==> flow/design.v <==
module mux2_1 (input logic in1, in2, se,
				output logic out);
always_comb
begin
	if(se)
	begin
		out = in2;
	end
	else
	begin
		out = in1;
	end
end
endmodule
module mux16_1(input logic in0, in1, in2, in3, in4, in5, in6, in7, in8, in9, in10, in11, in12,
				input logic in13, in14, in15,
				input logic [3:0] se,
				output logic out);
always_comb
begin			
	case(se)
		4'b0000:	out = in0;
		4'b0001:	out = in1;
		4'b0010:	out = in2;
		4'b0011:	out = in3;
		4'b0100:	out = in4;
		4'b0101:	out = in5;
		4'b0110:	out = in6;
		4'b0111:	out = in7;
		4'b1000:	out = in8;
		4'b1001:	out = in9;
		4'b1010:	out = in10;
		4'b1011:	out = in11;
		4'b1100:	out = in12;
		4'b1101:	out = in13;
		4'b1110:	out = in14;
		4'b1111:	out = in15;
	endcase
end
endmodule
module rng (input logic clk, reset,
				output logic [1023:0] out);
logic [239:0] temp, nxt;
always_ff @(posedge clk, negedge reset)
begin
	if (~reset)
	begin
		temp <= '1;
	end
	else
	begin
		temp <= nxt;
	end
end
assign nxt[0] = temp[0] ^ temp[4] ^ temp[20] ^ temp[72] ^ temp[206];   
assign nxt[1] = temp[1] ^ temp[5] ^ temp[21] ^ temp[73] ^ temp[207];   
assign nxt[2] = temp[2] ^ temp[6] ^ temp[22] ^ temp[74] ^ temp[208];   
assign nxt[3] = temp[3] ^ temp[7] ^ temp[23] ^ temp[75] ^ temp[209];   
assign nxt[4] = temp[4] ^ temp[8] ^ temp[24] ^ temp[76] ^ temp[212];   
assign nxt[5] = temp[5] ^ temp[9] ^ temp[25] ^ temp[77] ^ temp[213];   
assign nxt[6] = temp[6] ^ temp[10] ^ temp[26] ^ temp[78] ^ temp[214];   
assign nxt[7] = temp[7] ^ temp[11] ^ temp[27] ^ temp[79] ^ temp[215];   
assign nxt[8] = temp[8] ^ temp[12] ^ temp[28] ^ temp[80] ^ temp[218];   
assign nxt[9] = temp[9] ^ temp[13] ^ temp[29] ^ temp[81] ^ temp[219];   
assign nxt[10] = temp[10] ^ temp[14] ^ temp[30] ^ temp[82] ^ temp[220];   
assign nxt[11] = temp[11] ^ temp[15] ^ temp[31] ^ temp[83] ^ temp[221];   
assign nxt[12] = temp[12] ^ temp[16] ^ temp[32] ^ temp[84] ^ temp[224];   
assign nxt[13] = temp[13] ^ temp[17] ^ temp[33] ^ temp[85] ^ temp[225];   
assign nxt[14] = temp[14] ^ temp[18] ^ temp[34] ^ temp[86] ^ temp[226];   
assign nxt[15] = temp[15] ^ temp[19] ^ temp[35] ^ temp[87] ^ temp[227];   
assign nxt[16] = temp[16] ^ temp[20] ^ temp[36] ^ temp[88] ^ temp[230];   
assign nxt[17] = temp[17] ^ temp[21] ^ temp[37] ^ temp[89] ^ temp[231];   
assign nxt[18] = temp[18] ^ temp[22] ^ temp[38] ^ temp[90] ^ temp[232];   
assign nxt[19] = temp[19] ^ temp[23] ^ temp[39] ^ temp[91] ^ temp[233];   
assign nxt[20] = temp[20] ^ temp[24] ^ temp[40] ^ temp[92] ^ temp[236];   
assign nxt[21] = temp[21] ^ temp[25] ^ temp[41] ^ temp[93] ^ temp[237];   
assign nxt[22] = temp[22] ^ temp[26] ^ temp[42] ^ temp[94] ^ temp[238];   
assign nxt[23] = temp[23] ^ temp[27] ^ temp[43] ^ temp[95] ^ temp[239];   
assign nxt[24] = temp[24] ^ temp[28] ^ temp[44] ^ temp[96];   
assign nxt[25] = temp[25] ^ temp[29] ^ temp[45] ^ temp[97];   
assign nxt[26] = temp[26] ^ temp[30] ^ temp[46] ^ temp[98];   
assign nxt[27] = temp[27] ^ temp[31] ^ temp[47] ^ temp[99];   
assign nxt[28] = temp[28] ^ temp[32] ^ temp[48] ^ temp[100];   
assign nxt[29] = temp[29] ^ temp[33] ^ temp[49] ^ temp[101];   
assign nxt[30] = temp[30] ^ temp[34] ^ temp[50] ^ temp[102];   
assign nxt[31] = temp[31] ^ temp[35] ^ temp[51] ^ temp[103];   
assign nxt[32] = temp[32] ^ temp[36] ^ temp[52] ^ temp[104];   
assign nxt[33] = temp[33] ^ temp[37] ^ temp[53] ^ temp[105];   
assign nxt[34] = temp[34] ^ temp[38] ^ temp[54] ^ temp[106];   
assign nxt[35] = temp[35] ^ temp[39] ^ temp[55] ^ temp[107];   
assign nxt[36] = temp[36] ^ temp[40] ^ temp[56] ^ temp[108];   
assign nxt[37] = temp[37] ^ temp[41] ^ temp[57] ^ temp[109];   
assign nxt[38] = temp[38] ^ temp[42] ^ temp[58] ^ temp[110];   
assign nxt[39] = temp[39] ^ temp[43] ^ temp[59] ^ temp[111];   
assign nxt[40] = temp[40] ^ temp[44] ^ temp[60] ^ temp[112];   
assign nxt[41] = temp[41] ^ temp[45] ^ temp[61] ^ temp[113];   
assign nxt[42] = temp[42] ^ temp[46] ^ temp[62] ^ temp[114];   
assign nxt[43] = temp[43] ^ temp[47] ^ temp[63] ^ temp[115];   
assign nxt[44] = temp[44] ^ temp[48] ^ temp[64] ^ temp[116];   
assign nxt[45] = temp[45] ^ temp[49] ^ temp[65] ^ temp[117];   
assign nxt[46] = temp[46] ^ temp[50] ^ temp[66] ^ temp[118];   
assign nxt[47] = temp[47] ^ temp[51] ^ temp[67] ^ temp[119];   
assign nxt[48] = temp[48] ^ temp[52] ^ temp[68] ^ temp[120];   
assign nxt[49] = temp[49] ^ temp[53] ^ temp[69] ^ temp[121];   
assign nxt[50] = temp[50] ^ temp[54] ^ temp[70] ^ temp[122];   
assign nxt[51] = temp[51] ^ temp[55] ^ temp[71] ^ temp[123];   
assign nxt[52] = temp[52] ^ temp[56] ^ temp[72] ^ temp[124];   
assign nxt[53] = temp[53] ^ temp[57] ^ temp[73] ^ temp[125];   
assign nxt[54] = temp[54] ^ temp[58] ^ temp[74] ^ temp[126];   
assign nxt[55] = temp[55] ^ temp[59] ^ temp[75] ^ temp[127];   
assign nxt[56] = temp[56] ^ temp[60] ^ temp[76] ^ temp[128];   
assign nxt[57] = temp[57] ^ temp[61] ^ temp[77] ^ temp[129];   
assign nxt[58] = temp[58] ^ temp[62] ^ temp[78] ^ temp[130];   
assign nxt[59] = temp[59] ^ temp[63] ^ temp[79] ^ temp[131];   
assign nxt[60] = temp[60] ^ temp[64] ^ temp[80] ^ temp[132];   
assign nxt[61] = temp[61] ^ temp[65] ^ temp[81] ^ temp[133];   
assign nxt[62] = temp[62] ^ temp[66] ^ temp[82] ^ temp[134];   
assign nxt[63] = temp[63] ^ temp[67] ^ temp[83] ^ temp[135];   
assign nxt[64] = temp[64] ^ temp[68] ^ temp[84] ^ temp[136];   
assign nxt[65] = temp[65] ^ temp[69] ^ temp[85] ^ temp[137];   
assign nxt[66] = temp[66] ^ temp[70] ^ temp[86] ^ temp[138];   
assign nxt[67] = temp[67] ^ temp[71] ^ temp[87] ^ temp[139];   
assign nxt[68] = temp[68] ^ temp[72] ^ temp[88] ^ temp[140];   
assign nxt[69] = temp[69] ^ temp[73] ^ temp[89] ^ temp[141];   
assign nxt[70] = temp[70] ^ temp[74] ^ temp[90] ^ temp[142];   
assign nxt[71] = temp[71] ^ temp[75] ^ temp[91] ^ temp[143];   
assign nxt[72] = temp[72] ^ temp[76] ^ temp[92] ^ temp[144];   
assign nxt[73] = temp[73] ^ temp[77] ^ temp[93] ^ temp[145];   
assign nxt[74] = temp[74] ^ temp[78] ^ temp[94] ^ temp[146];   
assign nxt[75] = temp[75] ^ temp[79] ^ temp[95] ^ temp[147];   
assign nxt[76] = temp[76] ^ temp[80] ^ temp[96] ^ temp[148];   
assign nxt[77] = temp[77] ^ temp[81] ^ temp[97] ^ temp[149];   
assign nxt[78] = temp[78] ^ temp[82] ^ temp[98] ^ temp[150];   
assign nxt[79] = temp[79] ^ temp[83] ^ temp[99] ^ temp[151];   
assign nxt[80] = temp[80] ^ temp[84] ^ temp[100] ^ temp[152];   
assign nxt[81] = temp[81] ^ temp[85] ^ temp[101] ^ temp[153];   
assign nxt[82] = temp[82] ^ temp[86] ^ temp[102] ^ temp[154];   
assign nxt[83] = temp[83] ^ temp[87] ^ temp[103] ^ temp[155];   
assign nxt[84] = temp[84] ^ temp[88] ^ temp[104] ^ temp[156];   
assign nxt[85] = temp[85] ^ temp[89] ^ temp[105] ^ temp[157];   
assign nxt[86] = temp[86] ^ temp[90] ^ temp[106] ^ temp[158];   
assign nxt[87] = temp[87] ^ temp[91] ^ temp[107] ^ temp[159];   
assign nxt[88] = temp[88] ^ temp[92] ^ temp[108] ^ temp[160];   
assign nxt[89] = temp[89] ^ temp[93] ^ temp[109] ^ temp[161];   
assign nxt[90] = temp[90] ^ temp[94] ^ temp[110] ^ temp[162];   
assign nxt[91] = temp[91] ^ temp[95] ^ temp[111] ^ temp[163];   
assign nxt[92] = temp[92] ^ temp[96] ^ temp[112] ^ temp[164];   
assign nxt[93] = temp[93] ^ temp[97] ^ temp[113] ^ temp[165];   
assign nxt[94] = temp[94] ^ temp[98] ^ temp[114] ^ temp[166];   
assign nxt[95] = temp[95] ^ temp[99] ^ temp[115] ^ temp[167];   
assign nxt[96] = temp[96] ^ temp[100] ^ temp[116] ^ temp[168];   
assign nxt[97] = temp[97] ^ temp[101] ^ temp[117] ^ temp[169];   
assign nxt[98] = temp[98] ^ temp[102] ^ temp[118] ^ temp[170];   
assign nxt[99] = temp[99] ^ temp[103] ^ temp[119] ^ temp[171];   
assign nxt[100] = temp[100] ^ temp[104] ^ temp[120] ^ temp[172];   
assign nxt[101] = temp[101] ^ temp[105] ^ temp[121] ^ temp[173];   
assign nxt[102] = temp[102] ^ temp[106] ^ temp[122] ^ temp[174];   
assign nxt[103] = temp[103] ^ temp[107] ^ temp[123] ^ temp[175];   
assign nxt[104] = temp[104] ^ temp[108] ^ temp[124] ^ temp[176];   
assign nxt[105] = temp[105] ^ temp[109] ^ temp[125] ^ temp[177];   
assign nxt[106] = temp[106] ^ temp[110] ^ temp[126] ^ temp[178];   
assign nxt[107] = temp[107] ^ temp[111] ^ temp[127] ^ temp[179];   
assign nxt[108] = temp[108] ^ temp[112] ^ temp[128] ^ temp[180];   
assign nxt[109] = temp[109] ^ temp[113] ^ temp[129] ^ temp[181];   
assign nxt[110] = temp[110] ^ temp[114] ^ temp[130] ^ temp[182];   
assign nxt[111] = temp[111] ^ temp[115] ^ temp[131] ^ temp[183];   
assign nxt[112] = temp[112] ^ temp[116] ^ temp[132] ^ temp[184];   
assign nxt[113] = temp[113] ^ temp[117] ^ temp[133] ^ temp[185];   
assign nxt[114] = temp[114] ^ temp[118] ^ temp[134] ^ temp[186];   
assign nxt[115] = temp[115] ^ temp[119] ^ temp[135] ^ temp[187];   
assign nxt[116] = temp[116] ^ temp[120] ^ temp[136] ^ temp[188];   
assign nxt[117] = temp[117] ^ temp[121] ^ temp[137] ^ temp[189];   
assign nxt[118] = temp[118] ^ temp[122] ^ temp[138] ^ temp[190];   
assign nxt[119] = temp[119] ^ temp[123] ^ temp[139] ^ temp[191];   
assign nxt[120] = temp[120] ^ temp[124] ^ temp[140] ^ temp[192];   
assign nxt[121] = temp[121] ^ temp[125] ^ temp[141] ^ temp[193];   
assign nxt[122] = temp[122] ^ temp[126] ^ temp[142] ^ temp[194];   
assign nxt[123] = temp[123] ^ temp[127] ^ temp[143] ^ temp[195];   
assign nxt[124] = temp[124] ^ temp[128] ^ temp[144] ^ temp[196];   
assign nxt[125] = temp[125] ^ temp[129] ^ temp[145] ^ temp[197];   
assign nxt[126] = temp[126] ^ temp[130] ^ temp[146] ^ temp[198];   
assign nxt[127] = temp[127] ^ temp[131] ^ temp[147] ^ temp[199];   
assign nxt[128] = temp[128] ^ temp[132] ^ temp[148] ^ temp[200];   
assign nxt[129] = temp[129] ^ temp[133] ^ temp[149] ^ temp[201];   
assign nxt[130] = temp[130] ^ temp[134] ^ temp[150] ^ temp[202];   
assign nxt[131] = temp[131] ^ temp[135] ^ temp[151] ^ temp[203];   
assign nxt[132] = temp[132] ^ temp[136] ^ temp[152] ^ temp[204];   
assign nxt[133] = temp[133] ^ temp[137] ^ temp[153] ^ temp[205];   
assign nxt[134] = temp[134] ^ temp[138] ^ temp[154] ^ temp[206];   
assign nxt[135] = temp[135] ^ temp[139] ^ temp[155] ^ temp[207];   
assign nxt[136] = temp[136] ^ temp[140] ^ temp[156] ^ temp[210];   
assign nxt[137] = temp[137] ^ temp[141] ^ temp[157] ^ temp[211];   
assign nxt[138] = temp[138] ^ temp[142] ^ temp[158] ^ temp[212];   
assign nxt[139] = temp[139] ^ temp[143] ^ temp[159] ^ temp[213];   
assign nxt[140] = temp[140] ^ temp[144] ^ temp[160] ^ temp[216];   
assign nxt[141] = temp[141] ^ temp[145] ^ temp[161] ^ temp[217];   
assign nxt[142] = temp[142] ^ temp[146] ^ temp[162] ^ temp[218];   
assign nxt[143] = temp[143] ^ temp[147] ^ temp[163] ^ temp[219];   
assign nxt[144] = temp[144] ^ temp[148] ^ temp[164] ^ temp[222];   
assign nxt[145] = temp[145] ^ temp[149] ^ temp[165] ^ temp[223];   
assign nxt[146] = temp[146] ^ temp[150] ^ temp[166] ^ temp[224];   
assign nxt[147] = temp[147] ^ temp[151] ^ temp[167] ^ temp[225];   
assign nxt[148] = temp[148] ^ temp[152] ^ temp[168] ^ temp[228];   
assign nxt[149] = temp[149] ^ temp[153] ^ temp[169] ^ temp[229];   
assign nxt[150] = temp[150] ^ temp[154] ^ temp[170] ^ temp[230];   
assign nxt[151] = temp[151] ^ temp[155] ^ temp[171] ^ temp[231];   
assign nxt[152] = temp[152] ^ temp[156] ^ temp[172] ^ temp[234];   
assign nxt[153] = temp[153] ^ temp[157] ^ temp[173] ^ temp[235];   
assign nxt[154] = temp[154] ^ temp[158] ^ temp[174] ^ temp[236];   
assign nxt[155] = temp[155] ^ temp[159] ^ temp[175] ^ temp[237];   
assign nxt[156] = temp[156] ^ temp[160] ^ temp[176];   
assign nxt[157] = temp[157] ^ temp[161] ^ temp[177];   
assign nxt[158] = temp[158] ^ temp[162] ^ temp[178];   
assign nxt[159] = temp[159] ^ temp[163] ^ temp[179];   
assign nxt[160] = temp[160] ^ temp[164] ^ temp[180];   
assign nxt[161] = temp[161] ^ temp[165] ^ temp[181];   
assign nxt[162] = temp[162] ^ temp[166] ^ temp[182];   
assign nxt[163] = temp[163] ^ temp[167] ^ temp[183];   
assign nxt[164] = temp[164] ^ temp[168] ^ temp[184];   
assign nxt[165] = temp[165] ^ temp[169] ^ temp[185];   
assign nxt[166] = temp[166] ^ temp[170] ^ temp[186];   
assign nxt[167] = temp[167] ^ temp[171] ^ temp[187];   
assign nxt[168] = temp[168] ^ temp[172] ^ temp[188];   
assign nxt[169] = temp[169] ^ temp[173] ^ temp[189];   
assign nxt[170] = temp[170] ^ temp[174] ^ temp[190];   
assign nxt[171] = temp[171] ^ temp[175] ^ temp[191];   
assign nxt[172] = temp[172] ^ temp[176] ^ temp[192];   
assign nxt[173] = temp[173] ^ temp[177] ^ temp[193];   
assign nxt[174] = temp[174] ^ temp[178] ^ temp[194];   
assign nxt[175] = temp[175] ^ temp[179] ^ temp[195];   
assign nxt[176] = temp[176] ^ temp[180] ^ temp[196];   
assign nxt[177] = temp[177] ^ temp[181] ^ temp[197];   
assign nxt[178] = temp[178] ^ temp[182] ^ temp[198];   
assign nxt[179] = temp[179] ^ temp[183] ^ temp[199];   
assign nxt[180] = temp[180] ^ temp[184] ^ temp[200];   
assign nxt[181] = temp[181] ^ temp[185] ^ temp[201];   
assign nxt[182] = temp[182] ^ temp[186] ^ temp[202];   
assign nxt[183] = temp[183] ^ temp[187] ^ temp[203];   
assign nxt[184] = temp[184] ^ temp[188] ^ temp[204];   
assign nxt[185] = temp[185] ^ temp[189] ^ temp[205];   
assign nxt[186] = temp[186] ^ temp[190] ^ temp[206];   
assign nxt[187] = temp[187] ^ temp[191] ^ temp[207];   
assign nxt[188] = temp[188] ^ temp[192] ^ temp[210];   
assign nxt[189] = temp[189] ^ temp[193] ^ temp[211];   
assign nxt[190] = temp[190] ^ temp[194] ^ temp[212];   
assign nxt[191] = temp[191] ^ temp[195] ^ temp[213];   
assign nxt[192] = temp[192] ^ temp[196] ^ temp[216];   
assign nxt[193] = temp[193] ^ temp[197] ^ temp[217];   
assign nxt[194] = temp[194] ^ temp[198] ^ temp[218];   
assign nxt[195] = temp[195] ^ temp[199] ^ temp[219];   
assign nxt[196] = temp[196] ^ temp[200] ^ temp[222];   
assign nxt[197] = temp[197] ^ temp[201] ^ temp[223];   
assign nxt[198] = temp[198] ^ temp[202] ^ temp[224];   
assign nxt[199] = temp[199] ^ temp[203] ^ temp[225];   
assign nxt[200] = temp[200] ^ temp[204] ^ temp[228];   
assign nxt[201] = temp[201] ^ temp[205] ^ temp[229];   
assign nxt[202] = temp[202] ^ temp[206] ^ temp[230];   
assign nxt[203] = temp[203] ^ temp[207] ^ temp[231];   
assign nxt[204] = temp[204] ^ temp[210] ^ temp[234];   
assign nxt[205] = temp[205] ^ temp[211] ^ temp[235];   
assign nxt[206] = temp[206] ^ temp[212] ^ temp[236];   
assign nxt[207] = temp[207] ^ temp[213] ^ temp[237];   
assign nxt[208] = temp[208] ^ temp[214] ^ temp[238];   
assign nxt[209] = temp[209] ^ temp[215] ^ temp[239];   
assign nxt[210] = temp[210] ^ temp[216];   
assign nxt[211] = temp[211] ^ temp[217];   
assign nxt[212] = temp[212] ^ temp[218];   
assign nxt[213] = temp[213] ^ temp[219];   
assign nxt[214] = temp[214] ^ temp[220];   
assign nxt[215] = temp[215] ^ temp[221];   
assign nxt[216] = temp[216] ^ temp[222];   
assign nxt[217] = temp[217] ^ temp[223];   
assign nxt[218] = temp[218] ^ temp[224];   
assign nxt[219] = temp[219] ^ temp[225];   
assign nxt[220] = temp[220] ^ temp[226];   
assign nxt[221] = temp[221] ^ temp[227];   
assign nxt[222] = temp[222] ^ temp[228];   
assign nxt[223] = temp[223] ^ temp[229];   
assign nxt[224] = temp[224] ^ temp[230];   
assign nxt[225] = temp[225] ^ temp[231];   
assign nxt[226] = temp[226] ^ temp[232];   
assign nxt[227] = temp[227] ^ temp[233];   
assign nxt[228] = temp[228] ^ temp[234];   
assign nxt[229] = temp[229] ^ temp[235];   
assign nxt[230] = temp[230] ^ temp[236];   
assign nxt[231] = temp[231] ^ temp[237];   
assign nxt[232] = temp[232] ^ temp[238];   
assign nxt[233] = temp[233] ^ temp[239];   
assign nxt[234] = temp[234];   
assign nxt[235] = temp[235];   
assign nxt[236] = temp[236];   
assign nxt[237] = temp[237];   
assign nxt[238] = temp[238];   
assign nxt[239] = temp[239];   
always_comb
begin
	out = '1;
	out[456] = temp[0];
	out[457] = temp[1];
	out[458] = temp[2];
	out[459] = temp[3];
	out[466] = temp[4];
	out[467] = temp[5];
	out[468] = temp[6];
	out[469] = temp[7];
	out[476] = temp[8];
	out[477] = temp[9];
	out[478] = temp[10];
	out[479] = temp[11];
	out[486] = temp[12];
	out[487] = temp[13];
	out[488] = temp[14];
	out[489] = temp[15];
	out[496] = temp[16];
	out[497] = temp[17];
	out[498] = temp[18];
	out[499] = temp[19];
	out[506] = temp[20];
	out[507] = temp[21];
	out[508] = temp[22];
	out[509] = temp[23];
	out[516] = temp[24];
	out[517] = temp[25];
	out[518] = temp[26];
	out[519] = temp[27];
	out[526] = temp[28];
	out[527] = temp[29];
	out[528] = temp[30];
	out[529] = temp[31];
	out[536] = temp[32];
	out[537] = temp[33];
	out[538] = temp[34];
	out[539] = temp[35];
	out[546] = temp[36];
	out[547] = temp[37];
	out[548] = temp[38];
	out[549] = temp[39];
	out[556] = temp[40];
	out[557] = temp[41];
	out[558] = temp[42];
	out[559] = temp[43];
	out[566] = temp[44];
	out[567] = temp[45];
	out[568] = temp[46];
	out[569] = temp[47];
	out[576] = temp[48];
	out[577] = temp[49];
	out[578] = temp[50];
	out[579] = temp[51];
	out[586] = temp[52];
	out[587] = temp[53];
	out[588] = temp[54];
	out[589] = temp[55];
	out[596] = temp[56];
	out[597] = temp[57];
	out[598] = temp[58];
	out[599] = temp[59];
	out[606] = temp[60];
	out[607] = temp[61];
	out[608] = temp[62];
	out[609] = temp[63];
	out[616] = temp[64];
	out[617] = temp[65];
	out[618] = temp[66];
	out[619] = temp[67];
	out[626] = temp[68];
	out[627] = temp[69];
	out[628] = temp[70];
	out[629] = temp[71];
	out[636] = temp[72];
	out[637] = temp[73];
	out[638] = temp[74];
	out[639] = temp[75];
	out[646] = temp[76];
	out[647] = temp[77];
	out[648] = temp[78];
	out[649] = temp[79];
	out[656] = temp[80];
	out[657] = temp[81];
	out[658] = temp[82];
	out[659] = temp[83];
	out[666] = temp[84];
	out[667] = temp[85];
	out[668] = temp[86];
	out[669] = temp[87];
	out[676] = temp[88];
	out[677] = temp[89];
	out[678] = temp[90];
	out[679] = temp[91];
	out[686] = temp[92];
	out[687] = temp[93];
	out[688] = temp[94];
	out[689] = temp[95];
	out[696] = temp[96];
	out[697] = temp[97];
	out[698] = temp[98];
	out[699] = temp[99];
	out[706] = temp[100];
	out[707] = temp[101];
	out[708] = temp[102];
	out[709] = temp[103];
	out[716] = temp[104];
	out[717] = temp[105];
	out[718] = temp[106];
	out[719] = temp[107];
	out[726] = temp[108];
	out[727] = temp[109];
	out[728] = temp[110];
	out[729] = temp[111];
	out[736] = temp[112];
	out[737] = temp[113];
	out[738] = temp[114];
	out[739] = temp[115];
	out[746] = temp[116];
	out[747] = temp[117];
	out[748] = temp[118];
	out[749] = temp[119];
	out[756] = temp[120];
	out[757] = temp[121];
	out[758] = temp[122];
	out[759] = temp[123];
	out[766] = temp[124];
	out[767] = temp[125];
	out[768] = temp[126];
	out[769] = temp[127];
	out[776] = temp[128];
	out[777] = temp[129];
	out[778] = temp[130];
	out[779] = temp[131];
	out[786] = temp[132];
	out[787] = temp[133];
	out[788] = temp[134];
	out[789] = temp[135];
	out[796] = temp[136];
	out[797] = temp[137];
	out[798] = temp[138];
	out[799] = temp[139];
	out[806] = temp[140];
	out[807] = temp[141];
	out[808] = temp[142];
	out[809] = temp[143];
	out[816] = temp[144];
	out[817] = temp[145];
	out[818] = temp[146];
	out[819] = temp[147];
	out[826] = temp[148];
	out[827] = temp[149];
	out[828] = temp[150];
	out[829] = temp[151];
	out[836] = temp[152];
	out[837] = temp[153];
	out[838] = temp[154];
	out[839] = temp[155];
	out[846] = temp[156];
	out[847] = temp[157];
	out[848] = temp[158];
	out[849] = temp[159];
	out[856] = temp[160];
	out[857] = temp[161];
	out[858] = temp[162];
	out[859] = temp[163];
	out[866] = temp[164];
	out[867] = temp[165];
	out[868] = temp[166];
	out[869] = temp[167];
	out[876] = temp[168];
	out[877] = temp[169];
	out[878] = temp[170];
	out[879] = temp[171];
	out[886] = temp[172];
	out[887] = temp[173];
	out[888] = temp[174];
	out[889] = temp[175];
	out[896] = temp[176];
	out[897] = temp[177];
	out[898] = temp[178];
	out[899] = temp[179];
	out[906] = temp[180];
	out[907] = temp[181];
	out[908] = temp[182];
	out[909] = temp[183];
	out[916] = temp[184];
	out[917] = temp[185];
	out[918] = temp[186];
	out[919] = temp[187];
	out[926] = temp[188];
	out[927] = temp[189];
	out[928] = temp[190];
	out[929] = temp[191];
	out[936] = temp[192];
	out[937] = temp[193];
	out[938] = temp[194];
	out[939] = temp[195];
	out[946] = temp[196];
	out[947] = temp[197];
	out[948] = temp[198];
	out[949] = temp[199];
	out[956] = temp[200];
	out[957] = temp[201];
	out[958] = temp[202];
	out[959] = temp[203];
	out[966] = temp[204];
	out[967] = temp[205];
	out[968] = temp[206];
	out[969] = temp[207];
	out[970] = temp[208];
	out[971] = temp[209];
	out[976] = temp[210];
	out[977] = temp[211];
	out[978] = temp[212];
	out[979] = temp[213];
	out[980] = temp[214];
	out[981] = temp[215];
	out[986] = temp[216];
	out[987] = temp[217];
	out[988] = temp[218];
	out[989] = temp[219];
	out[990] = temp[220];
	out[991] = temp[221];
	out[996] = temp[222];
	out[997] = temp[223];
	out[998] = temp[224];
	out[999] = temp[225];
	out[1000] = temp[226];
	out[1001] = temp[227];
	out[1006] = temp[228];
	out[1007] = temp[229];
	out[1008] = temp[230];
	out[1009] = temp[231];
	out[1010] = temp[232];
	out[1011] = temp[233];
	out[1016] = temp[234];
	out[1017] = temp[235];
	out[1018] = temp[236];
	out[1019] = temp[237];
	out[1020] = temp[238];
	out[1021] = temp[239];
end
endmodule
module d_ff (input logic d, strobe, clk, reset,
			output logic q);
logic strobe_q;
always_ff@(posedge clk, negedge reset)
begin
	if(~reset)
	begin
		q <= 0;
		strobe_q <= 1'b1;
	end
	else
	begin
		strobe_q <= strobe;
		if (strobe & ~strobe_q)
			q <= d;
	end
end
endmodule
module lut_int (input logic in, reset, clk,
				input logic [7:0] challenge,
				output logic out);
logic top_lo, top_hi, top_chain, bottom_lo, bottom_hi, bottom_chain;
logic [1023:0] mem;
rng rng1(.clk(clk), .reset(reset), .out(mem));
mux2_1 t0(.in1(mem[456]), .in2(mem[457]), .se(in), .out(top_lo));
mux2_1 t1(.in1(mem[458]), .in2(mem[459]), .se(in), .out(top_hi));
mux2_1 t2(.in1(top_lo), .in2(top_hi), .se(challenge[7]), .out(top_chain));
mux2_1 b0(.in1(mem[968]), .in2(mem[969]), .se(in), .out(bottom_lo));
mux2_1 b1(.in1(mem[970]), .in2(mem[971]), .se(in), .out(bottom_hi));
mux2_1 b2(.in1(bottom_lo), .in2(bottom_hi), .se(challenge[7]), .out(bottom_chain));
d_ff d0(.d(top_chain), .strobe(bottom_chain), .clk(clk), .reset(reset), .q(out));
endmodule
module chain(input logic [7:0] challenge,
			input logic in, reset, clk,
			output logic [7:0] out_chain);
wire [7:0] temp_chain;
lut_int c1(.in(in), .reset(reset), .clk(clk), .challenge(challenge), .out(temp_chain[0]));
lut_int c2(.in(in), .reset(reset), .clk(clk), .challenge(challenge), .out(temp_chain[1]));
lut_int c3(.in(in), .reset(reset), .clk(clk), .challenge(challenge), .out(temp_chain[2]));
lut_int c4(.in(in), .reset(reset), .clk(clk), .challenge(challenge), .out(temp_chain[3]));
lut_int c5(.in(in), .reset(reset), .clk(clk), .challenge(challenge), .out(temp_chain[4]));
lut_int c6(.in(in), .reset(reset), .clk(clk), .challenge(challenge), .out(temp_chain[5]));
lut_int c7(.in(in), .reset(reset), .clk(clk), .challenge(challenge), .out(temp_chain[6]));
lut_int c8(.in(in), .reset(reset), .clk(clk), .challenge(challenge), .out(temp_chain[7]));
assign out_chain = temp_chain;
endmodule
module lfsr #(parameter size = 8) (input logic clk, en_lfsr, reset,
									input logic [size-1 : 0] in_lfsr,
									output logic [size-1 : 0] out_lfsr);
logic shift;
always_ff@(posedge clk, negedge reset)
begin
	if(~reset)
	begin
		out_lfsr <= '0;
		shift <= 1'b0;
	end
	else
	begin
		if (en_lfsr)
		begin
			shift <= out_lfsr[7] ^ out_lfsr[6] ^ out_lfsr[5] ^ out_lfsr[0];
			out_lfsr <= {shift, out_lfsr[size-2:0]};
		end
		else
		begin
			out_lfsr <= in_lfsr;
		end
	end
end
endmodule
module arbiter_puf #(parameter challenge_size = 8, response_width = 24)
					(input logic [challenge_size-1 : 0] challenge,
					input logic clk, reset,
					output logic [response_width-1 : 0] response);
logic [challenge_size-1 : 0] out_lfsr;
logic [31:0] out_muxchain;
logic temp_out_mux1, temp_out_mux2;
logic out_mux1, out_mux2, en;
logic [7:0] count;
logic temp_comp;
logic [response_width-1 : 0] temp_response;
lfsr #(challenge_size) lfsr1(.clk(clk), .en_lfsr(en), .reset(reset), .in_lfsr(challenge), .out_lfsr(out_lfsr));
logic [7:0] out_chain0, out_chain1;
chain c0 (.in(en), .clk(clk), .reset(reset), .challenge(out_lfsr), .out_chain(out_chain0));
chain c1 (.in(en), .clk(clk), .reset(reset), .challenge(out_lfsr), .out_chain(out_chain1));
assign out_muxchain[7:0] = out_chain0;
assign out_muxchain[15:8] = out_chain1;
assign out_muxchain[31:16] = '0;
mux16_1 m3(.in0(out_muxchain[0]), .in1(out_muxchain[1]), .in2(out_muxchain[2]), .in3(out_muxchain[3]), .in4(out_muxchain[4]), .in5(out_muxchain[5]), .in6(out_muxchain[6]), .in7(out_muxchain[7]), .in8(out_muxchain[8]), .in9(out_muxchain[9]), .in10(out_muxchain[10]), .in11(out_muxchain[11]), .in12(out_muxchain[12]), .in13(out_muxchain[13]), .in14(out_muxchain[14]), .in15(out_muxchain[15]), .se(out_lfsr[3:0]), .out(temp_out_mux1)); 
mux16_1 m4(.in0(out_muxchain[16]), .in1(out_muxchain[17]), .in2(out_muxchain[18]), .in3(out_muxchain[19]), .in4(out_muxchain[20]), .in5(out_muxchain[21]), .in6(out_muxchain[22]), .in7(out_muxchain[23]), .in8(out_muxchain[24]), .in9(out_muxchain[25]), .in10(out_muxchain[26]), .in11(out_muxchain[27]), .in12(out_muxchain[28]), .in13(out_muxchain[29]), .in14(out_muxchain[30]), .in15(out_muxchain[31]), .se(out_lfsr[7:4]), .out(temp_out_mux2));
assign  out_mux1 = temp_out_mux1;
assign  out_mux2 = temp_out_mux2;
always_ff@(posedge clk, negedge reset)
begin:SEQ
	if(~reset)
	begin
		count <= '0;
		temp_response <= '0;
		temp_comp <= '0;
		response <= '0;
		en <= 0;
	end
	else
	begin
		if(count < response_width)
		begin
			if(out_mux1 > out_mux2)
			begin
				temp_comp <= 1;
			end
			else
			begin
				temp_comp <= 0;
			end
			temp_response <= {temp_comp, temp_response[response_width-1 : 1]};
			count <= count + 1;
			en <= 1;
		end
		else if (count == response_width)
		begin
			en <= 0;
			response <= temp_response;
			count <= '0;
		end
	end
end
endmodule
# Step by step through the tools: arbiter_puf

The steps from the RTL of arbiter_puf to its reports follow in flow order.
Lines are those of the file above, counted from 1.
Operators: Yosys type, input widths -> output width; for muxes data width and select width s.
Cell names lack the library's common part.
Not given: --

Top: arbiter_puf
Clock: clk
Library: sky130hd
Corner: tt_025C_1v80

# Word level

Source: Yosys, flattened and elaborated, memories not mapped. Widths are those after wreduce. Registers that Yosys merges into a memory's read port (data or address) are not register bits. Print and check cells do not count. Equal cells are merged and count once.

Flip-flop bits (word level): 3,843
Word-level cells: 10,219
Bits of input ports: 10
Output and inout port bits: 24

Muxes and demuxes: 104
$add $sub $neg: 1
Eq/ne operators: 31
Reductions and logical operators: 5
Bitwise logic cells: 10,020
$lt $le $gt $ge: 2

Operator list:

| kind                | number |
| $xor 1x1->1         | 9,667 |
| $not 1->1           | 337 |
| $mux 1              | 100 |
| $eq 4x4->1 const B  | 16 |
| $eq 4x3->1 const B  | 8 |
| $mux 8              | 3 |
| $and 1x1->1         | 16 |
| $reduce_or 16->1    | 1 |
| $eq 4x2->1 const B  | 4 |
| $pmux 1 s16         | 1 |
| $eq 4x1->1 const B  | 2 |
| $logic_not 4->1     | 2 |
| $add 8x1->8 const B | 1 |
| $lt 8x5->1 const B  | 1 |
| $eq 8x5->1 const B  | 1 |
| $reduce_and 2->1    | 1 |
| $reduce_bool 2->1   | 1 |
| $gt 1x1->1          | 1 |

# Longest topological paths

Yosys ltp: most cells in a row. Word level: on the elaborated netlist, between registers, memories and ports. Mapped: between sequential cells and ports; inverters and the memories' decode and read muxes count.

Depth after elaboration: 5
ABC_AREA: 0
Depth in mapped cells: 6
Depth with buffers taken out: 5

# Netlist

The flow's flattened synthesis, as Yosys stat reports it; memories are mapped. The netlist is that of the ABC_AREA named above (0 if unset); the other value can give another one.
Totals and module areas in this step are rounded.

Sequential area: 0.1008 mm²
Synthesis area: 0.1897 mm²
Flip-flop cells: 3,842
Mapped cells: 14,215
Buffers: 397

Cell types:

| cell type | number | area in all (µm²) |
| dfstp_2   | 3,760  | 9.88E+04 |
| xnor2_1   | 7,268  | 6.37E+04 |
| xor2_1    | 2,400  | 2.1E+04 |
| dfrtp_1   | 82     | 2.05E+03 |
| clkbuf_1  | 374    | 1.4E+03 |
| mux4_1    | 18     | 472.954 |
| mux2_2    | 36     | 405.389 |
| inv_1     | 98     | 367.853 |
| mux4_2    | 16     | 360.346 |
| nand2_1   | 80     | 300.288 |
| mux2_4    | 12     | 180.173 |
| nor2b_4   | 12     | 165.158 |
| clkbuf_8  | 5      | 68.816 |
| buf_2     | 12     | 60.058 |
| buf_6     | 3      | 33.782 |
| nor2b_1   | 5      | 31.28 |
| mux2i_1   | 3      | 30.029 |
| a2111oi_4 | 1      | 27.526 |

Not listed: further types 16, cells in them 30.
The figures by module come from a second, unflattened synthesis with its own total; it is not the netlist above.

Cells (unflattened synthesis): 26,547
Area (unflattened synthesis): 0.2874 mm²

Each row is one instance without its submodules.

By module:

| module         | times used | cells | seq. area (mm²) | area (mm²) |
| rng            | 16         | 1,638 | 0.006148        | 0.01761 |
| arbiter_puf    | 1          | 142   | 0.001451        | 0.002351 |
| mux2_1         | 96         | 1     | 0               | 0.000015 |
| d_ff           | 16         | 4     | 0.0000513       | 0.0000801 |
| lfsr #(size=8) | 1          | 23    | 0.0002252       | 0.0003553 |
| mux16_1        | 2          | 7     | 0               | 0.0001351 |
| chain          | 2          | 0     | 0               | 0 |
| lut_int        | 16         | 0     | 0               | 0 |

# Timing after synthesis

Source: OpenSTA report_checks on the synthesized netlist (no wires, ideal clock, input and output delay 20% of the period each), path of least setup slack; recovery checks are left aside. Register names are those of the netlist, which keeps one name where synthesis merged equal registers.

Path kind: flip-flop to output port
Start point: reg response[0]
End point: out response[0]
Data required time: 6.400 ns
Data arrival time: 0.382 ns
External output delay: 1.600 ns
Path slack: 6.018 ns
Launch time at the first pin: 0.000 ns
Path delay: 0.382 ns
Driving pins on the path: 1
Period: 8.0 ns
Path buffers: 0
Period reached after synthesis: 1.982 ns

"path delay" is the arrival time less input delay plus setup time.
A path that ends at an output port has no setup time.
"driving pins on the path" counts driving pins, that of a launching flip-flop among them; a cell with two outputs on the path counts twice.
"period reached after synthesis" is the clock period less the worst setup slack; recovery checks do not enter. This is arithmetic on one report: input and output delays are still those of the set period (20% each).

Cell sequence: dfrtp_1
Length of the longest elaborated chain: 0
Elaborated cells between the ends (all ways): 0
Source lines of those cells: 0

RTL lines, path post-synthesis:

| item            | line | text |
| start, declared | 614  | `output logic [response_width-1 : 0] response);` |
| start, assigned | 640  | `response <= '0;` |
| start, assigned | 662  | `response <= temp_response;` |
| end, declared   | 614  |  |

# Path in the finished layout

Path of least setup slack in the final report of stored run 1 (OpenROAD, finished layout, wires in). Where an end is a register, its clock arrival counts in the times.

Path kind: flip-flop to output port
Start point: reg response[12]
End point: out response[12]
Driving pins on the path: 2
External output delay: 0.77 ns
Launch time at the first pin: 0.96 ns
Path slack: 1.25 ns
Path buffers: 1
Period: 3.86 ns
Data arrival time: 1.84 ns
Data required time: 3.09 ns

Cell sequence: dfrtp_1 clkdlybuf4s50_1
Length of the longest elaborated chain: 0
Elaborated cells between the ends (all ways): 0
Source lines of those cells: 0

RTL lines, path post-layout:

| item            | line | text |
| start, declared | 614  | `output logic [response_width-1 : 0] response);` |
| start, assigned | 640  | `response <= '0;` |
| start, assigned | 662  | `response <= temp_response;` |
| end, declared   | 614  |  |

--- measured runs ---
Flow measurements of arbiter_puf on sky130hd: 6 stored runs with different settings, listed in no order. Input and output delays are each 20% of the period that was set; the output load is 0.01 pF.
"reached clock period" = clock period - worst setup slack. The figure is calculated, with input and output delays left at 20% of the set period.
"time of the worst setup path" = time allowed to the worst setup path (clock period - input delay - output delay, where it has them) - its slack; a late launch clock adds to it, a late capture clock takes from it.
By "total power after layout" is meant OpenSTA's value without simulated activity: inputs other than the clock are taken to toggle once in ten clock periods, and the tool carries that through the logic.
Values from the reports are rounded here.
A setting shown as . is not set for that run.
Results: . = not shown.

| item                                  | stored run 1             | stored run 2             | stored run 3             | stored run 4             | stored run 5             | stored run 6 |
| CORE_UTILIZATION                      | 40                       | 71                       | 28                       | 40                       | 46                       | 67           |
| SETUP_SLACK_MARGIN                    | 1.11                     | 0.25                     | .                        | .                        | -0.25                    | .            |
| period_ns                             | 3.86                     | 5.18                     | 5.17                     | 8.0                      | 6.32                     | 2.39         |
| CAP_MARGIN                            | 20                       | 20                       | 20                       | 20                       | 35                       | 0            |
| CORE_MARGIN                           | 2                        | 2                        | 5                        | 2                        | 5                        | 2            |
| SLEW_MARGIN                           | 20                       | 20                       | 0                        | 20                       | 20                       | 20           |
| CORE_ASPECT_RATIO                     | .                        | 1.31                     | .                        | .                        | .                        | .            |
| CTS_CLUSTER_DIAMETER                  | .                        | 234                      | .                        | .                        | .                        | .            |
| GPL_ROUTABILITY_DRIVEN                | .                        | 1                        | .                        | .                        | .                        | .            |
| MAX_ROUTING_LAYER                     | .                        | met5                     | .                        | .                        | met5                     | met5         |
| MIN_ROUTING_LAYER                     | .                        | met2                     | .                        | .                        | met2                     | .            |
| PLACE_DENSITY_LB_ADDON                | .                        | 0.1                      | .                        | .                        | .                        | .            |
| CELL_PAD_IN_SITES_DETAIL_PLACEMENT    | .                        | .                        | 2                        | .                        | 0                        | 1            |
| GPL_TIMING_DRIVEN                     | .                        | .                        | 1                        | .                        | 1                        | 1            |
| PLACE_DENSITY                         | .                        | .                        | 0.4                      | .                        | .                        | .            |
| CELL_PAD_IN_SITES_GLOBAL_PLACEMENT    | .                        | .                        | .                        | .                        | 1                        | .            |
| CTS_CLUSTER_SIZE                      | .                        | .                        | .                        | .                        | 70                       | 71           |
| TNS_END_PERCENT                       | .                        | .                        | .                        | .                        | .                        | 40           |
| total power after layout (µW)         | 83,830                   | 59,870                   | 65,540                   | 41,120                   | 51,990                   | .            |
| cell area after synthesis (mm²)       | 0.1897                   | 0.1897                   | 0.1897                   | 0.1897                   | 0.1897                   | .            |
| die size (mm²)                        | 0.4797                   | 0.2713                   | 0.6939                   | 0.4797                   | 0.4252                   | .            |
| standard-cell area after layout (mm²) | 0.2118                   | 0.2065                   | 0.2167                   | 0.2122                   | 0.2111                   | .            |
| utilization after routing             | 0.449                    | 0.775                    | 0.321                    | 0.45                     | 0.515                    | .            |
| reached clock period (ns)             | 2.612                    | 3.276                    | 2.983                    | 3.949                    | 3.151                    | .            |
| total negative setup slack (ns)       | 0.000                    | 0.000                    | 0.000                    | 0.000                    | 0.000                    | .            |
| time of the worst setup path (ns)     | 1.84                     | 2.24                     | 1.95                     | 2.35                     | 1.89                     | .            |
| class of the worst setup path         | flip-flop to output port | flip-flop to output port | flip-flop to output port | flip-flop to output port | flip-flop to output port | .            |
| setup slack of the worst path (ns)    | 1.248                    | 1.904                    | 2.187                    | 4.051                    | 3.169                    | .            |

Stored run 6: unfinished; error DPL-0033 in clock tree synthesis
--- end ---
